==> flow/design.v <==
module alu16_top(clk, valA, valB, aluop, sub, lr, cc, result);
	input clk;
	input [15:0] valA, valB;
	input [3:0] aluop;
	input sub, lr;
	output reg [3:0] cc;
	output reg [15:0] result;
	reg [15:0] a_q, b_q;
	reg [3:0] op_q;
	reg sub_q, lr_q;
	wire [3:0] cc_w;
	wire [15:0] result_w;
	ALU alu(.valA(a_q), .valB(b_q), .aluop(op_q), .sub(sub_q), .lr(lr_q), .cc(cc_w), .result(result_w));
	always @(posedge clk) begin
		a_q <= valA;
		b_q <= valB;
		op_q <= aluop;
		sub_q <= sub;
		lr_q <= lr;
		cc <= cc_w;
		result <= result_w;
	end
endmodule

module PG_Gen(A, B, P, G);
	input A, B;
	output P, G;
	assign P = A ^ B;  
	assign G = A & B;  
endmodule
module black_cell(Pin1, Pin2, Gin1, Gin2, P, G);
	input Pin1, Pin2, Gin1, Gin2;
	output P, G;
	assign P = Pin1 & Pin2;
	assign G = Gin2 | (Pin2 & Gin1);
endmodule
module Carry_Gen(P, G, Cin, Cout);
	input P, G, Cin;
	output Cout;
	assign Cout = G | (P & Cin);
endmodule
module KSA(A, B, Cin, Sum, Cout);
	input [15:0] A, B;
	input Cin;
	output [15:0] Sum;
	output Cout;
	wire [15:0] P_st_1, G_st_1, P_A, G_A, P_B, G_B, P_C, G_C, P_D, G_D, P_E, G_E;
	wire [16:1] Carry;
	PG_Gen PG_Gen0(.A(A[0]), .B(B[0]), .P(P_st_1[0]), .G(G_st_1[0]));
	PG_Gen PG_Gen1(.A(A[1]), .B(B[1]), .P(P_st_1[1]), .G(G_st_1[1]));
	PG_Gen PG_Gen2(.A(A[2]), .B(B[2]), .P(P_st_1[2]), .G(G_st_1[2]));
	PG_Gen PG_Gen3(.A(A[3]), .B(B[3]), .P(P_st_1[3]), .G(G_st_1[3]));
	PG_Gen PG_Gen4(.A(A[4]), .B(B[4]), .P(P_st_1[4]), .G(G_st_1[4]));
	PG_Gen PG_Gen5(.A(A[5]), .B(B[5]), .P(P_st_1[5]), .G(G_st_1[5]));
	PG_Gen PG_Gen6(.A(A[6]), .B(B[6]), .P(P_st_1[6]), .G(G_st_1[6]));
	PG_Gen PG_Gen7(.A(A[7]), .B(B[7]), .P(P_st_1[7]), .G(G_st_1[7]));
	PG_Gen PG_Gen8(.A(A[8]), .B(B[8]), .P(P_st_1[8]), .G(G_st_1[8]));
	PG_Gen PG_Gen9(.A(A[9]), .B(B[9]), .P(P_st_1[9]), .G(G_st_1[9]));
	PG_Gen PG_Gen10(.A(A[10]), .B(B[10]), .P(P_st_1[10]), .G(G_st_1[10]));
	PG_Gen PG_Gen11(.A(A[11]), .B(B[11]), .P(P_st_1[11]), .G(G_st_1[11]));
	PG_Gen PG_Gen12(.A(A[12]), .B(B[12]), .P(P_st_1[12]), .G(G_st_1[12]));
	PG_Gen PG_Gen13(.A(A[13]), .B(B[13]), .P(P_st_1[13]), .G(G_st_1[13]));
	PG_Gen PG_Gen14(.A(A[14]), .B(B[14]), .P(P_st_1[14]), .G(G_st_1[14]));
	PG_Gen PG_Gen15(.A(A[15]), .B(B[15]), .P(P_st_1[15]), .G(G_st_1[15]));
	black_cell BC_A0(.Pin2(P_st_1[0]), .Gin2(G_st_1[0]), .Pin1(1'b0), .Gin1(Cin), .P(P_A[0]), .G(G_A[0]));
	black_cell BC_A1(.Pin2(P_st_1[1]), .Gin2(G_st_1[1]), .Pin1(P_st_1[0]), .Gin1(G_st_1[0]), .P(P_A[1]), .G(G_A[1]));
	black_cell BC_A2(.Pin2(P_st_1[2]), .Gin2(G_st_1[2]), .Pin1(P_st_1[1]), .Gin1(G_st_1[1]), .P(P_A[2]), .G(G_A[2]));
	black_cell BC_A3(.Pin2(P_st_1[3]), .Gin2(G_st_1[3]), .Pin1(P_st_1[2]), .Gin1(G_st_1[2]), .P(P_A[3]), .G(G_A[3]));
	black_cell BC_A4(.Pin2(P_st_1[4]), .Gin2(G_st_1[4]), .Pin1(P_st_1[3]), .Gin1(G_st_1[3]), .P(P_A[4]), .G(G_A[4]));
	black_cell BC_A5(.Pin2(P_st_1[5]), .Gin2(G_st_1[5]), .Pin1(P_st_1[4]), .Gin1(G_st_1[4]), .P(P_A[5]), .G(G_A[5]));
	black_cell BC_A6(.Pin2(P_st_1[6]), .Gin2(G_st_1[6]), .Pin1(P_st_1[5]), .Gin1(G_st_1[5]), .P(P_A[6]), .G(G_A[6]));
	black_cell BC_A7(.Pin2(P_st_1[7]), .Gin2(G_st_1[7]), .Pin1(P_st_1[6]), .Gin1(G_st_1[6]), .P(P_A[7]), .G(G_A[7]));
	black_cell BC_A8(.Pin2(P_st_1[8]), .Gin2(G_st_1[8]), .Pin1(P_st_1[7]), .Gin1(G_st_1[7]), .P(P_A[8]), .G(G_A[8]));
	black_cell BC_A9(.Pin2(P_st_1[9]), .Gin2(G_st_1[9]), .Pin1(P_st_1[8]), .Gin1(G_st_1[8]), .P(P_A[9]), .G(G_A[9]));
	black_cell BC_A10(.Pin2(P_st_1[10]), .Gin2(G_st_1[10]), .Pin1(P_st_1[9]), .Gin1(G_st_1[9]), .P(P_A[10]), .G(G_A[10]));
	black_cell BC_A11(.Pin2(P_st_1[11]), .Gin2(G_st_1[11]), .Pin1(P_st_1[10]), .Gin1(G_st_1[10]), .P(P_A[11]), .G(G_A[11]));
	black_cell BC_A12(.Pin2(P_st_1[12]), .Gin2(G_st_1[12]), .Pin1(P_st_1[11]), .Gin1(G_st_1[11]), .P(P_A[12]), .G(G_A[12]));
	black_cell BC_A13(.Pin2(P_st_1[13]), .Gin2(G_st_1[13]), .Pin1(P_st_1[12]), .Gin1(G_st_1[12]), .P(P_A[13]), .G(G_A[13]));
	black_cell BC_A14(.Pin2(P_st_1[14]), .Gin2(G_st_1[14]), .Pin1(P_st_1[13]), .Gin1(G_st_1[13]), .P(P_A[14]), .G(G_A[14]));
	black_cell BC_A15(.Pin2(P_st_1[15]), .Gin2(G_st_1[15]), .Pin1(P_st_1[14]), .Gin1(G_st_1[14]), .P(P_A[15]), .G(G_A[15]));
	black_cell BC_B1(.Pin2(P_A[1]), .Gin2(G_A[1]), .Pin1(1'b0), .Gin1(Cin), .P(P_B[1]), .G(G_B[1]));
	black_cell BC_B2(.Pin2(P_A[2]), .Gin2(G_A[2]), .Pin1(P_A[0]), .Gin1(G_A[0]), .P(P_B[2]), .G(G_B[2]));
	black_cell BC_B3(.Pin2(P_A[3]), .Gin2(G_A[3]), .Pin1(P_A[1]), .Gin1(G_A[1]), .P(P_B[3]), .G(G_B[3]));
	black_cell BC_B4(.Pin2(P_A[4]), .Gin2(G_A[4]), .Pin1(P_A[2]), .Gin1(G_A[2]), .P(P_B[4]), .G(G_B[4]));
	black_cell BC_B5(.Pin2(P_A[5]), .Gin2(G_A[5]), .Pin1(P_A[3]), .Gin1(G_A[3]), .P(P_B[5]), .G(G_B[5]));
	black_cell BC_B6(.Pin2(P_A[6]), .Gin2(G_A[6]), .Pin1(P_A[4]), .Gin1(G_A[4]), .P(P_B[6]), .G(G_B[6]));
	black_cell BC_B7(.Pin2(P_A[7]), .Gin2(G_A[7]), .Pin1(P_A[5]), .Gin1(G_A[5]), .P(P_B[7]), .G(G_B[7]));
	black_cell BC_B8(.Pin2(P_A[8]), .Gin2(G_A[8]), .Pin1(P_A[6]), .Gin1(G_A[6]), .P(P_B[8]), .G(G_B[8]));
	black_cell BC_B9(.Pin2(P_A[9]), .Gin2(G_A[9]), .Pin1(P_A[7]), .Gin1(G_A[7]), .P(P_B[9]), .G(G_B[9]));
	black_cell BC_B10(.Pin2(P_A[10]), .Gin2(G_A[10]), .Pin1(P_A[8]), .Gin1(G_A[8]), .P(P_B[10]), .G(G_B[10]));
	black_cell BC_B11(.Pin2(P_A[11]), .Gin2(G_A[11]), .Pin1(P_A[9]), .Gin1(G_A[9]), .P(P_B[11]), .G(G_B[11]));
	black_cell BC_B12(.Pin2(P_A[12]), .Gin2(G_A[12]), .Pin1(P_A[10]), .Gin1(G_A[10]), .P(P_B[12]), .G(G_B[12]));
	black_cell BC_B13(.Pin2(P_A[13]), .Gin2(G_A[13]), .Pin1(P_A[11]), .Gin1(G_A[11]), .P(P_B[13]), .G(G_B[13]));
	black_cell BC_B14(.Pin2(P_A[14]), .Gin2(G_A[14]), .Pin1(P_A[12]), .Gin1(G_A[12]), .P(P_B[14]), .G(G_B[14]));
	black_cell BC_B15(.Pin2(P_A[15]), .Gin2(G_A[15]), .Pin1(P_A[13]), .Gin1(G_A[13]), .P(P_B[15]), .G(G_B[15]));
	black_cell BC_C3(.Pin2(P_B[3]), .Gin2(G_B[3]), .Pin1(1'b0), .Gin1(Cin), .P(P_C[3]), .G(G_C[3]));
	black_cell BC_C4(.Pin2(P_B[4]), .Gin2(G_B[4]), .Pin1(P_A[0]), .Gin1(G_A[0]), .P(P_C[4]), .G(G_C[4]));
	black_cell BC_C5(.Pin2(P_B[5]), .Gin2(G_B[5]), .Pin1(P_B[1]), .Gin1(G_B[1]), .P(P_C[5]), .G(G_C[5]));
	black_cell BC_C6(.Pin2(P_B[6]), .Gin2(G_B[6]), .Pin1(P_B[2]), .Gin1(G_B[2]), .P(P_C[6]), .G(G_C[6]));
	black_cell BC_C7(.Pin2(P_B[7]), .Gin2(G_B[7]), .Pin1(P_B[3]), .Gin1(G_B[3]), .P(P_C[7]), .G(G_C[7]));
	black_cell BC_C8(.Pin2(P_B[8]), .Gin2(G_B[8]), .Pin1(P_B[4]), .Gin1(G_B[4]), .P(P_C[8]), .G(G_C[8]));
	black_cell BC_C9(.Pin2(P_B[9]), .Gin2(G_B[9]), .Pin1(P_B[5]), .Gin1(G_B[5]), .P(P_C[9]), .G(G_C[9]));
	black_cell BC_C10(.Pin2(P_B[10]), .Gin2(G_B[10]), .Pin1(P_B[6]), .Gin1(G_B[6]), .P(P_C[10]), .G(G_C[10]));
	black_cell BC_C11(.Pin2(P_B[11]), .Gin2(G_B[11]), .Pin1(P_B[7]), .Gin1(G_B[7]), .P(P_C[11]), .G(G_C[11]));
	black_cell BC_C12(.Pin2(P_B[12]), .Gin2(G_B[12]), .Pin1(P_B[8]), .Gin1(G_B[8]), .P(P_C[12]), .G(G_C[12]));
	black_cell BC_C13(.Pin2(P_B[13]), .Gin2(G_B[13]), .Pin1(P_B[9]), .Gin1(G_B[9]), .P(P_C[13]), .G(G_C[13]));
	black_cell BC_C14(.Pin2(P_B[14]), .Gin2(G_B[14]), .Pin1(P_B[10]), .Gin1(G_B[10]), .P(P_C[14]), .G(G_C[14]));
	black_cell BC_C15(.Pin2(P_B[15]), .Gin2(G_B[15]), .Pin1(P_B[11]), .Gin1(G_B[11]), .P(P_C[15]), .G(G_C[15]));
	black_cell BC_D7(.Pin2(P_C[7]), .Gin2(G_C[7]), .Pin1(1'b0), .Gin1(Cin), .P(P_D[7]), .G(G_D[7]));
	black_cell BC_D8(.Pin2(P_C[8]), .Gin2(G_C[8]), .Pin1(P_A[0]), .Gin1(G_A[0]), .P(P_D[8]), .G(G_D[8]));
	black_cell BC_D9(.Pin2(P_C[9]), .Gin2(G_C[9]), .Pin1(P_B[1]), .Gin1(G_B[1]), .P(P_D[9]), .G(G_D[9]));
	black_cell BC_D10(.Pin2(P_C[10]), .Gin2(G_C[10]), .Pin1(P_B[2]), .Gin1(G_B[2]), .P(P_D[10]), .G(G_D[10]));
	black_cell BC_D11(.Pin2(P_C[11]), .Gin2(G_C[11]), .Pin1(P_C[3]), .Gin1(G_C[3]), .P(P_D[11]), .G(G_D[11]));
	black_cell BC_D12(.Pin2(P_C[12]), .Gin2(G_C[12]), .Pin1(P_C[4]), .Gin1(G_C[4]), .P(P_D[12]), .G(G_D[12]));
	black_cell BC_D13(.Pin2(P_C[13]), .Gin2(G_C[13]), .Pin1(P_C[5]), .Gin1(G_C[5]), .P(P_D[13]), .G(G_D[13]));
	black_cell BC_D14(.Pin2(P_C[14]), .Gin2(G_C[14]), .Pin1(P_C[6]), .Gin1(G_C[6]), .P(P_D[14]), .G(G_D[14]));
	black_cell BC_D15(.Pin2(P_C[15]), .Gin2(G_C[15]), .Pin1(P_C[7]), .Gin1(G_C[7]), .P(P_D[15]), .G(G_D[15]));
	black_cell BC_E15(.Pin2(P_D[15]), .Gin2(G_D[15]), .Pin1(1'b0), .Gin1(Cin), .P(P_E[15]), .G(G_E[15]));
	Carry_Gen carry_1(.P(P_A[0]), .G(G_A[0]), .Cin(Cin), .Cout(Carry[1]));
	Carry_Gen carry_2(.P(P_B[1]), .G(G_B[1]), .Cin(Cin), .Cout(Carry[2]));
	Carry_Gen carry_3(.P(P_B[2]), .G(G_B[2]), .Cin(Cin), .Cout(Carry[3]));
	Carry_Gen carry_4(.P(P_C[3]), .G(G_C[3]), .Cin(Cin), .Cout(Carry[4]));
	Carry_Gen carry_5(.P(P_C[4]), .G(G_C[4]), .Cin(Cin), .Cout(Carry[5]));
	Carry_Gen carry_6(.P(P_C[5]), .G(G_C[5]), .Cin(Cin), .Cout(Carry[6]));
	Carry_Gen carry_7(.P(P_C[6]), .G(G_C[6]), .Cin(Cin), .Cout(Carry[7]));
	Carry_Gen carry_8(.P(P_D[7]), .G(G_D[7]), .Cin(Cin), .Cout(Carry[8]));
	Carry_Gen carry_9(.P(P_D[8]), .G(G_D[8]), .Cin(Cin), .Cout(Carry[9]));
	Carry_Gen carry_10(.P(P_D[9]), .G(G_D[9]), .Cin(Cin), .Cout(Carry[10]));
	Carry_Gen carry_11(.P(P_D[10]), .G(G_D[10]), .Cin(Cin), .Cout(Carry[11]));
	Carry_Gen carry_12(.P(P_D[11]), .G(G_D[11]), .Cin(Cin), .Cout(Carry[12]));
	Carry_Gen carry_13(.P(P_D[12]), .G(G_D[12]), .Cin(Cin), .Cout(Carry[13]));
	Carry_Gen carry_14(.P(P_D[13]), .G(G_D[13]), .Cin(Cin), .Cout(Carry[14]));
	Carry_Gen carry_15(.P(P_D[14]), .G(G_D[14]), .Cin(Cin), .Cout(Carry[15]));
	Carry_Gen carry_16(.P(P_D[15]), .G(G_D[15]), .Cin(Cin), .Cout(Carry[16]));
	assign Sum[0] = Cin ^ P_st_1[0];
	assign Sum[1] = Carry[1] ^ P_st_1[1];
	assign Sum[2] = Carry[2] ^ P_st_1[2];
	assign Sum[3] = Carry[3] ^ P_st_1[3];
	assign Sum[4] = Carry[4] ^ P_st_1[4];
	assign Sum[5] = Carry[5] ^ P_st_1[5];
	assign Sum[6] = Carry[6] ^ P_st_1[6];
	assign Sum[7] = Carry[7] ^ P_st_1[7];
	assign Sum[8] = Carry[8] ^ P_st_1[8];
	assign Sum[9] = Carry[9] ^ P_st_1[9];
	assign Sum[10] = Carry[10] ^ P_st_1[10];
	assign Sum[11] = Carry[11] ^ P_st_1[11];
	assign Sum[12] = Carry[12] ^ P_st_1[12];
	assign Sum[13] = Carry[13] ^ P_st_1[13];
	assign Sum[14] = Carry[14] ^ P_st_1[14];
	assign Sum[15] = Carry[15] ^ P_st_1[15];
	assign Cout = Carry[16];
endmodule
module Shifter(shift, lr, in, out);
	input [3:0] shift;
	input lr;
	input [15:0] in;
	output [15:0] out;
	wire [15:0] st1, st2, st3;
	assign st1 = shift[0]? (lr? {in[14:0], 1'b0}:{in[15], in[15:1]}) : in[15:0];
	assign st2 = shift[1]? (lr? {st1[13:0], 2'b00}:{st1[15], st1[15], st1[15:2]}) : st1[15:0];
	assign st3 = shift[2]? (lr? {st2[11:0], 4'b0000}:{st2[15], st2[15], st2[15], st2[15], st2[15:4]}) : st2[15:0];
	assign out = shift[3]? 
	(lr? {st3[7:0], 8'b00000000}:{st3[15], st3[15], st3[15], st3[15], st3[15], st3[15], st3[15], st3[15], st3[15:8]}) : st3[15:0];
endmodule
module LShifter(shift, lr, in, out);
	input [3:0] shift;
	input lr;
	input [15:0] in;
	output [15:0] out;
	wire [15:0] st1, st2, st3;
	assign st1 = shift[0]? (lr? {in[14:0], 1'b0}:{1'b0, in[15:1]}) : in[15:0];
	assign st2 = shift[1]? (lr? {st1[13:0], 2'b00}:{2'b00, st1[15:2]}) : st1[15:0];
	assign st3 = shift[2]? (lr? {st2[11:0], 4'b0000}:{4'b0000, st2[15:4]}) : st2[15:0];
	assign out = shift[3]? 
	(lr? {st3[7:0], 8'b00000000}:{8'b00000000, st3[15:8]}) : st3[15:0];
endmodule
module Rotator(shift, lr, in, out);
	input [3:0] shift;
	input lr;
	input [15:0] in;
	output [15:0] out;
	wire [15:0] st1, st2, st3;
	assign st1 = shift[0]? (lr? {in[14:0], in[15]}:{in[0], in[15:1]}) : in[15:0];
	assign st2 = shift[1]? (lr? {st1[13:0], st1[15:14]}:{st1[1:0], st1[15:2]}) : st1[15:0];
	assign st3 = shift[2]? (lr? {st2[11:0], st2[15:12]}:{st2[3:0], st2[15:4]}) : st2[15:0];
	assign out = shift[3]? (lr? {st3[7:0], st3[15:8]}:{st3[7:0], st3[15:8]}) : st3[15:0];
endmodule
module ALU(valA, valB, aluop, sub, lr, cc, result);
	input [15:0] valA;
	input [15:0] valB;
	input [3:0] aluop;  
	input sub;  
	input lr;  
	output [3:0] cc;  
	output [15:0] result;
	wire [15:0] and16b, or16b, not16b, xor16b, ashift_out, lshift_out, rotate_out, add_out, svalB, result;  
	wire shift_co, add_co;
	wire [3:0] cc;
	wire N, Z, C, V;  
	assign and16b = valA & valB;
	assign or16b = valA | valB;
	assign not16b = ~valA;
	assign xor16b = valA ^ valB;
	Shifter arith_shifter(.shift(valB[3:0]), .lr(lr), .in(valA), .out(ashift_out));  
	LShifter logic_shifter(.shift(valB[3:0]), .lr(lr), .in(valA), .out(lshift_out));  
	Rotator rotator(.shift(valB[3:0]), .lr(lr), .in(valA), .out(rotate_out));
	assign svalB = sub ? ~valB : valB;
	KSA ksadder(.A(valA), .B(svalB), .Cin(sub), .Sum(add_out), .Cout(add_co));
	assign result = 
		(aluop == 4'b0000) ? add_out :  
		(aluop == 4'b0001) ? ashift_out :  
		(aluop == 4'b0010) ? lshift_out :  
		(aluop == 4'b0011) ? rotate_out :  
		(aluop == 4'b0100) ? and16b :  
		(aluop == 4'b0101) ? or16b :  
		(aluop == 4'b0110) ? not16b :  
		(aluop == 4'b0111) ? xor16b :  
		16'b0;  
	assign N = result[15];  
	assign Z = ~|result;  
	assign C = (aluop == 4'b0000) & add_co;  
	assign V = ((aluop == 4'b0001) | (aluop == 4'b0010) | (aluop == 4'b0011)) ? 
					lr & (valA > result) : 1'b0;
	assign cc = {N, Z, C, V};
endmodule
# Tool chain data of alu16_top
# What the tools print for alu16_top, step after step.
# Line numbers count from 1 in the design file above.
# Operators: Yosys type, input widths -> output width; for muxes data width and select width s.
# Cell names lack the library's common part.
# A cell with n/a has no value.
# setup
top_module	alu16_top
clk_port	clk
lib	sky130hd
pvt_corner	tt_025C_1v80

# Elaborated design
# Yosys after proc, flatten, opt, wreduce and memory -nomap, before mapping. Enables and synchronous resets that opt folds into registers are not counted as muxes. Memory bits, and registers merged into a memory's read port (data or address), are not among the register bits. Print and check cells are not counted. Equal cells are merged and count once.
# bits
regBits	58
in_bits	39
word_cells	254
# classes
n_logic	203
reduce_logical	3
n_cmp	1
eq_ne	7
mux	32
# ops
operator	count
$mux 16	32
$and 1x1->1	110
$or 1x1->1	56
$xor 1x1->1	32
$not 16->16	2
$gt 16x16->1	1
$and 16x16->16	1
$or 16x16->16	1
$xor 16x16->16	1
$reduce_or 16->1	1
$eq 4x3->1 const B	4
$eq 4x2->1 const B	2
$eq 4x1->1 const B	1
$logic_not 4->1	1
$logic_not 1->1	1

# Depth
# Depth = most cells in a row (Yosys ltp): at word level without a register or memory, in the mapped netlist without a sequential cell, where the memories' decode and read muxes count.
# depth
depth_word	15
ABC_AREA	0
ltp_mapped	23
ltp_nobuf	20

# Netlist
# The flow's flattened synthesis, as Yosys stat reports it; memories are mapped. The netlist is that of the ABC_AREA named above (0 if unset); the other value can give another one.
# by_type
cell	count	type_area_um2
dfxtp_1	57	1.14E+03
ha_1	64	800.768
mux2i_1	42	420.403
a21oi_1	67	335.322
mux4_2	13	292.781
nor2_1	64	240.23
inv_1	63	236.477
o21ai_0	41	205.197
nand2_1	53	198.941
a211oi_1	25	187.68
xor2_1	19	166.41
buf_2	25	125.12
nor3_1	25	125.12
clkbuf_1	30	112.608
a21o_1	14	105.101
buf_6	9	101.347
a31oi_1	15	93.84
o22ai_1	13	81.328
# Not listed: further types 66, cells in them 215.
# mapped
yosys_area_um2	6720.2
seq_area_um2	1141.1
stdcells	854
n_buf	73
ff_cells	57
# The figures by module come from a second, unflattened synthesis with its own total; it is not the netlist above.
# unflattened
hier_cells	1210
hier_area_um2	9484.1
# Each row is one instance without its submodules.
# modules
mod	mod_seq_area_um2	instances	cells	area_um2
ALU	0.0	1	352	2548.7
Shifter	0.0	1	244	1715.4
LShifter	0.0	1	222	1612.8
Rotator	0.0	1	179	1252.5
alu16_top	1161.1	1	58	1161.1
black_cell	0.0	53	2	13.8
PG_Gen	0.0	16	1	12.5
KSA	0.0	1	17	143.9
Carry_Gen	0.0	16	1	7.5

# Path before layout
# Path of least setup slack by OpenSTA after synthesis, without wires, with an ideal clock, recovery checks aside; 20% of the period is set as input and as output delay. Where synthesis merged equal registers, the netlist keeps one of their names.
# synth_timing
kind	flip-flop to flip-flop
startpoint	register b_q[2]
endpoint	register cc[0]
path_delay_ns	4.186
path_slack_ns	0.514
driving_pins	23
arrival_ns	4.067
n_path_buf	3
tclk_ns	4.7
required_time_ns	4.581
period_less_setup_slack_ns	4.186
# "path_delay_ns" is the arrival time less input delay plus setup time.
# "driving_pins" counts driving pins, that of a launching flip-flop among them; a cell with two outputs on the path counts twice.
# "period_less_setup_slack_ns" = period - worst setup slack (recovery checks aside). The figure is calculated, with input and output delays left at 20% of the set period.
# synth_via
path_cell_list	dfxtp_1 -> buf_2 -> buf_2 -> buf_1 -> xor2_1 -> ha_1 -> nand3_1 -> o221ai_1 -> xnor2_1 -> o211ai_1 -> a21oi_1 -> o22ai_1 -> inv_1 -> ha_1 -> nand4_1 -> nor2_1 -> a211o_1 -> a21o_1 -> a21o_1 -> a21oi_1 -> o21ai_0 -> a211oi_1 -> nor2_1
cone_cells	89
cone_classes	1 x compare; 17 x mux; 71 x logic
# synth_rtl
item	line	rtl
start: declaration	8	reg [15:0] a_q, b_q;
start: assignment	16	b_q <= valB;
end: assignment	20	cc <= cc_w;
end: declaration	6	output reg [3:0] cc;
# No chain of elaborated cells between the ends is given.
# Nets of the timed path that keep an RTL name, with a line that drives or declares them; the list need not be complete.
# synth_nets
net	line	rtl
alu.result[4]	210	(aluop == 4'b0000) ? add_out :

# Timing after layout
# From the final timing report of job 2: the path of least setup slack in the routed layout; clock arrival at registers is part of the times.
# layout_timing
kind	flip-flop to flip-flop
startpoint	register lr_q
endpoint	register cc[0]
tclk_ns	4.55
arrival_ns	4.02
n_path_buf	1
path_slack_ns	0.76
driving_pins	19
required_time_ns	4.78
# The rows between start and end are the longest chain of elaborated cells between them; the timing report does not say that the signal goes this way. Where chains are equally long, one stands for them.
# A line is the first line of the expression or statement that the cell stems from. Yosys adds cells for indexed reads and writes and turns some case tables into memories.
# layout_via
path_cell_list	dfxtp_4 -> buf_12 -> mux2i_1 -> a211oi_2 -> a21oi_2 -> o22ai_2 -> o31ai_2 -> o221ai_2 -> inv_2 -> ha_4 -> a21o_1 -> a21o_1 -> a211o_1 -> a21o_1 -> a21o_1 -> a21oi_2 -> o21ai_2 -> a211oi_2 -> nor2_1
elab_chain_len	13
cone_cells	29
cone_classes	1 x compare; 27 x mux; 1 x logic
# layout_rtl
item	line	rtl
start: declaration	10	reg sub_q, lr_q;
start: assignment	19	lr_q <= lr;
$mux 16 (2 in a row)	183	assign st1 = shift[0]? (lr? {in[14:0], in[15]}:{in[0], in[15:1]}) : in[15:0];
$mux 16 (2 in a row)	184	assign st2 = shift[1]? (lr? {st1[13:0], st1[15:14]}:{st1[1:0], st1[15:2]}) : st1[15:0];
$mux 16 (2 in a row)	185	assign st3 = shift[2]? (lr? {st2[11:0], st2[15:12]}:{st2[3:0], st2[15:4]}) : st2[15:0];
$mux 16	186	assign out = shift[3]? (lr? {st3[7:0], st3[15:8]}:{st3[7:0], st3[15:8]}) : st3[15:0];
$mux 16	213	(aluop == 4'b0011) ? rotate_out :
$mux 16	212	(aluop == 4'b0010) ? lshift_out :
$mux 16	211	(aluop == 4'b0001) ? ashift_out :
$mux 16	210	(aluop == 4'b0000) ? add_out :
$gt 16x16->1	223	lr & (valA > result) : 1'b0;
$and 1x1->1	223
end: assignment	20	cc <= cc_w;
end: declaration	6	output reg [3:0] cc;
# Nets of the timed path that keep an RTL name, with a line that drives or declares them; the list need not be complete.
# layout_nets
net	line
alu.result[2]	210

# Measured results for alu16_top: 3 stored runs of the Yosys and OpenROAD flow on sky130hd. The settings differ; the order carries no meaning. The constraints put input and output delay at 20% of the set period each and load the outputs with 0.01 pF.
# Among the settings, n/a means not set for that run.
# Results: n/a = not shown.
stored run	CAP_MARGIN	CELL_PAD_IN_SITES_GLOBAL_PLACEMENT	CORE_MARGIN	CTS_CLUSTER_SIZE	GPL_TIMING_DRIVEN	MAX_ROUTING_LAYER	MIN_ROUTING_LAYER	TNS_END_PERCENT	period_ns	CORE_UTILIZATION	SLEW_MARGIN	SETUP_SLACK_MARGIN	CELL_PAD_IN_SITES_DETAIL_PLACEMENT	CORE_ASPECT_RATIO	PLACE_DENSITY_LB_ADDON	hold_worst_slack_ns	worstSetupSlack_ns	ys_area_um2	cell_area_final_um2	setupTns_ns	dieArea_um2
job 1	10	1	4	18	0	met4	met2	55	4.7	40	20	n/a	n/a	n/a	n/a	n/a	n/a	n/a	n/a	n/a	n/a
job 2	20	n/a	2	n/a	n/a	n/a	n/a	n/a	4.55	40	20	0.76	n/a	n/a	n/a	0.732	0.760	6720.2	8914.8	0.000	17853.0
job 3	20	1	5	26	n/a	n/a	n/a	20	5.6	25	5	-0.25	0	1.39	0.12	0.826	0.877	6720.2	8016.4	0.000	30304.9
# Job 1: did not finish, routing stopped with GRT-0116
